==> flow/design.v <==
`timescale 1ns/10ps
module mpadd32_shift (CLK, RST_N, s_out, a_in, b_in, write, start, ready);
	input CLK, RST_N;
	input [255:0] a_in, b_in;
	input write, start;
	output [256:0] s_out;
	output ready;
	reg [256:0] sum;
	reg [255:0] a, b;
	reg ready;
	reg [2:0] counter;
	reg carry;
	reg [31:0] a0;
	reg [31:0] a1;
	reg [31:0] a2;
	reg [31:0] a3;
	reg [31:0] a4;
	reg [31:0] a5;
	reg [31:0] a6;
	reg [31:0] a7;
	reg [31:0] b0;
	reg [31:0] b1;
	reg [31:0] b2;
	reg [31:0] b3;
	reg [31:0] b4;
	reg [31:0] b5;
	reg [31:0] b6;
	reg [31:0] b7;
	reg [31:0] s0;
	reg [31:0] s1;
	reg [31:0] s2;
	reg [31:0] s3;
	reg [31:0] s4;
	reg [31:0] s5;
	reg [31:0] s6;
	reg [32:0] s7;
	assign s_out = {s7, s6, s5, s4, s3, s2, s1, s0};
	always @(posedge CLK) begin
		if (~RST_N) begin
			ready <= 1'b0;
			counter <= 3'b000;
		end
		else begin
			if (start) begin
				{carry, s0} <= a0 + b0;
				counter <= counter + 3'b001;
				{a0,a1,a2,a3,a4,a5,a6,a7} <= {a1,a2,a3,a4,a5,a6,a7,32'b0};
				{b0,b1,b2,b3,b4,b5,b6,b7} <= {b1,b2,b3,b4,b5,b6,b7,32'b0};
			end
			else if (counter == 3'b001) begin
				{carry, s1} <= a0 + b0 + carry;
				counter <= counter + 3'b001;
				{a0,a1,a2,a3,a4,a5,a6,a7} <= {a1,a2,a3,a4,a5,a6,a7,32'b0};
				{b0,b1,b2,b3,b4,b5,b6,b7} <= {b1,b2,b3,b4,b5,b6,b7,32'b0};
			end 
			else if (counter == 3'b010) begin
				{carry, s2} <= a0 + b0 + carry;
				counter <= counter + 3'b001;
				{a0,a1,a2,a3,a4,a5,a6,a7} <= {a1,a2,a3,a4,a5,a6,a7,32'b0};
				{b0,b1,b2,b3,b4,b5,b6,b7} <= {b1,b2,b3,b4,b5,b6,b7,32'b0};
			end 
			else if (counter == 3'b011) begin
				{carry, s3} <= a0 + b0 + carry;
				counter <= counter + 3'b001;
				{a0,a1,a2,a3,a4,a5,a6,a7} <= {a1,a2,a3,a4,a5,a6,a7,32'b0};
				{b0,b1,b2,b3,b4,b5,b6,b7} <= {b1,b2,b3,b4,b5,b6,b7,32'b0};
			end 
			else if (counter == 3'b100) begin
				{carry, s4} <= a0 + b0 + carry;
				counter <= counter + 3'b001;
				{a0,a1,a2,a3,a4,a5,a6,a7} <= {a1,a2,a3,a4,a5,a6,a7,32'b0};
				{b0,b1,b2,b3,b4,b5,b6,b7} <= {b1,b2,b3,b4,b5,b6,b7,32'b0};
			end 
			else if (counter == 3'b101) begin
				{carry, s5} <= a0 + b0 + carry;
				counter <= counter + 3'b001;
				{a0,a1,a2,a3,a4,a5,a6,a7} <= {a1,a2,a3,a4,a5,a6,a7,32'b0};
				{b0,b1,b2,b3,b4,b5,b6,b7} <= {b1,b2,b3,b4,b5,b6,b7,32'b0};
			end 
			else if (counter == 3'b110) begin
				{carry, s6} <= a0 + b0 + carry;
				counter <= counter + 3'b001;
				{a0,a1,a2,a3,a4,a5,a6,a7} <= {a1,a2,a3,a4,a5,a6,a7,32'b0};
				{b0,b1,b2,b3,b4,b5,b6,b7} <= {b1,b2,b3,b4,b5,b6,b7,32'b0};
			end 
			else if (counter == 3'b111) begin
				s7 <= a0 + b0 + carry;
				{a0,a1,a2,a3,a4,a5,a6,a7} <= {a1,a2,a3,a4,a5,a6,a7,32'b0};
				{b0,b1,b2,b3,b4,b5,b6,b7} <= {b1,b2,b3,b4,b5,b6,b7,32'b0};
				counter <= 3'b000;
				ready <= 1'b1;
			end
			else begin
				if (write) begin
					a0 <= a_in[31:0];
	 				a1 <= a_in[63:32];
					a2 <= a_in[95:64];
					a3 <= a_in[127:96];
					a4 <= a_in[159:128];
					a5 <= a_in[191:160];
					a6 <= a_in[223:192];
					a7 <= a_in[255:224];
					b0 <= b_in[31:0];
	 				b1 <= b_in[63:32];
					b2 <= b_in[95:64];
					b3 <= b_in[127:96];
					b4 <= b_in[159:128];
					b5 <= b_in[191:160];
					b6 <= b_in[223:192];
					b7 <= b_in[255:224];
					counter <= 3'b000;
					carry <= 1'b0;
				end
				ready <= 1'b0;
			end
		end
	end
endmodule
# From RTL to reports: mpadd32_shift
# What the tools print for mpadd32_shift, step after step.
# Line numbers count from 1 in the design file above.
# Operators: Yosys type, input widths -> output width; for muxes data width and select width s.
# Cell names lack the library's common part.
# Not given: -
# setup
design,mpadd32_shift
clock,CLK
lib,sky130hd
pvt_corner,tt_025C_1v80

# Elaborated design
# Source: Yosys, flattened and elaborated, memories not mapped. Widths are those after wreduce. Registers that Yosys merges into a memory's read port (data or address) are not register bits. Print and check cells do not count. Equal cells are merged and count once.
# bits
clocked_rd_ports_x_width,0
ramBits,0
mem_count,0
output_inout_bits,258
register_bits,774
mem_bits_ro,0
word_cells,206
latch_bits,0
# classes
add_sub_neg,3
reduce_logical,14
multipliers,0
bitwise,7
n_eq,8
div_mod_pow,0
shift,0
n_cmp,0
mux,147
# op_table
op,count
$mux 32,128
$add 32x32->33,1
$add 33x1->33,1
$mux 3,9
$reduce_and 7->1,2
$eq 3x3->1 const B,4
$mux 1,10
$reduce_and 9->1,1
$reduce_bool 9->1,1
$ne 8x8->1 const B,1
$reduce_and 8->1,1
$reduce_bool 8->1,1
$reduce_or 8->1,1
$not 1->1,7
$eq 3x2->1 const B,2
$reduce_and 3->1,2
$reduce_and 6->1,1
$reduce_and 5->1,1
$reduce_and 2->1,2
$reduce_and 4->1,1
$add 3x1->3 const B,1
$eq 3x1->1 const B,1

# Longest topological paths
# Longest topological path by Yosys (ltp), each cell counted once; first at word level (registers and memories cut), then after technology mapping (sequential cells cut; the memories' decode and read muxes count).
# logic_depth
ltp_word,9
abc_area,0
depth_mapped,13
ltp_nobuf,13

# After synthesis
# Yosys stat after the flow's synthesis: flattened, memories mapped to cells. It holds for the ABC_AREA given above (unset counts as 0); a run with the other value may have another netlist.
# synth_totals
n_buf,126
seqArea_um2,23202.3
mapped_area_um2,32341.0
ffs,774
mapped_cells,2763
# types
cell_type,count
edfxtp_1,770
nand2_1,1385
ha_1,40
and2_1,72
clkbuf_1,110
xnor2_1,30
xor2_1,22
a21oi_1,35
nor2_1,37
o21ai_0,22
inv_1,29
nand3_1,18
a21o_1,11
nand4_1,13
dfxtp_1,4
nor3_1,15
nor2b_1,11
buf_6,6
# Not listed: further types 61, cells in them 133.

# Worst setup path after synthesis
# OpenSTA on the mapped netlist: ideal clock, no wires. The path of least setup slack (recovery checks aside). Input and output delay are each 20% of the period. Register names are those of the netlist, which keeps one name where synthesis merged equal registers.
# synth_timing
path_type,input to register
startpoint,input port start
endpoint,register a0[0]
path_stages,7
input_delay_ps,1000
delay_ps,24665
path_buffers,2
arrival_time_ps,24206
setup_ps,1459
path_slack_ps,-20665
clock_period_ps,5000
synth_period_reached_ps,25665
# "delay_ps" is the arrival time less input delay plus setup time.
# "path_stages": output pins that drive a net of the path, with the launching flip-flop's if there is one; two outputs of one cell count as two.
# "synth_period_reached_ps" = period - worst setup slack (recovery checks aside). The figure is calculated, with input and output delays left at 20% of the set period.
# The rows between start and end are the longest chain of elaborated cells between them; the timing report does not say that the signal goes this way. Where chains are equally long, one stands for them.
# A line is the first line of the expression or statement that the cell stems from. Yosys adds cells for indexed reads and writes and turns some case tables into memories.
# Only ways into the end's enable, where the timed path ends, are counted here.
# synth_via
cell_sequence,inv_1 and2_1 clkbuf_1 nand2b_1 clkbuf_1 nor2_1 nor2b_1
elab_chain_len,2
# synth_lines
element,line_no,rtl
"start, declared",5,"input write, start;"
$reduce_bool 9->1,-,
$reduce_and 2->1,-,
"end, assigned",95,a0 <= a_in[31:0];
"end, declared",13,reg [31:0] a0;

# Path in the finished layout
# From the final timing report of entry A: the path of least setup slack in the routed layout; clock arrival at registers is part of the times.
# The report prints the path's times to 10 ps; the period is as set.
# layout_timing
path_type,register to register
startpoint,register b0[0]
endpoint,register s4[27]
path_stages,14
arrival_time_ps,5100
path_buffers,1
clock_period_ps,5000
path_slack_ps,450
setup_ps,280
# The rows between start and end are the longest chain of elaborated cells between them; the timing report does not say that the signal goes this way. Where chains are equally long, one stands for them.
# layout_via
cell_sequence,edfxtp_1 ha_1 inv_1 fa_1 nand2b_1 a21o_1 a2111oi_4 nor2_1 xnor2_1 nand3_1 or4_1 clkbuf_4 nor3_1 xor2_1
elab_chain_len,2
# layout_lines
element,line_no,rtl
"start, declared",21,reg [31:0] b0;
"start, assigned",103,b0 <= b_in[31:0];
$add 32x32->33,69,"{carry, s4} <= a0 + b0 + carry;"
$add 33x1->33,69,
"end, declared",33,reg [31:0] s4;

# mpadd32_shift through Yosys and OpenROAD on sky130hd: 5 stored runs, unordered, with their settings and measured results. The constraints put input and output delay at 20% of the set period each and load the outputs with 0.01 pF.
# By "timing.achieved_period_ps" is meant the clock period of the run minus its worst setup slack. This is arithmetic on one report: input and output delays are still those of the set period (20% each).
# By "worstPathTime_ps" is meant the share of the clock period that the worst setup path is allowed (20% is reserved at inputs, 20% at outputs), minus its slack. Clock arrival times at its registers enter into it.
# "design_power_uw": no workload was simulated; the value follows from the tool's default switching activity.
# "worstPathTime_ps" is given in steps of 10 ps.
# A setting shown as . is not set for that run.
stored run,ABC_AREA,CAP_MARGIN,CELL_PAD_IN_SITES_GLOBAL_PLACEMENT,CORE_ASPECT_RATIO,CORE_MARGIN,CORE_UTILIZATION,CTS_CLUSTER_DIAMETER,CTS_CLUSTER_SIZE,GPL_ROUTABILITY_DRIVEN,GPL_TIMING_DRIVEN,MAX_ROUTING_LAYER,MIN_ROUTING_LAYER,SLEW_MARGIN,period_ns,HOLD_SLACK_MARGIN,SETUP_SLACK_MARGIN,TNS_END_PERCENT,ys_area_um2,design.die.area_um2,finish.stdcell_area_um2,finish.utilization_pct,fin_ws_ps,timing.setup.tns_ps,hold_worst_slack_ps,design_power_uw,timing.achieved_period_ps,worstPathTime_ps,path_kind
entry A,0,10,2,0.89,4,28,21,100,0,0,met5,met1,35,5.0,.,.,.,32341.0,121014.0,51837.2,45.3,448,0,492,30517,4552,4550,register to register
entry B,.,20,.,.,6,23,.,.,.,1,.,.,20,4.23,0.07,1.18,100,32341.0,149757.0,47037.6,33.7,460,0,492,26160,3770,3770,register to register
entry C,0,20,.,0.89,6,40,21,100,.,0,.,met2,20,5.0,.,.,.,32341.0,87831.8,50342.0,63.4,228,0,487,29491,4772,4770,register to register
entry D,0,10,2,0.89,6,40,21,100,0,0,met4,met1,35,5.0,.,.,.,32341.0,87831.8,49991.7,63.0,262,0,484,28407,4738,4740,register to register
entry E,.,20,.,.,2,40,.,.,.,.,.,.,20,5.0,.,.,.,32341.0,83142.8,43937.1,54.7,570,0,504,20293,4430,4430,register to register
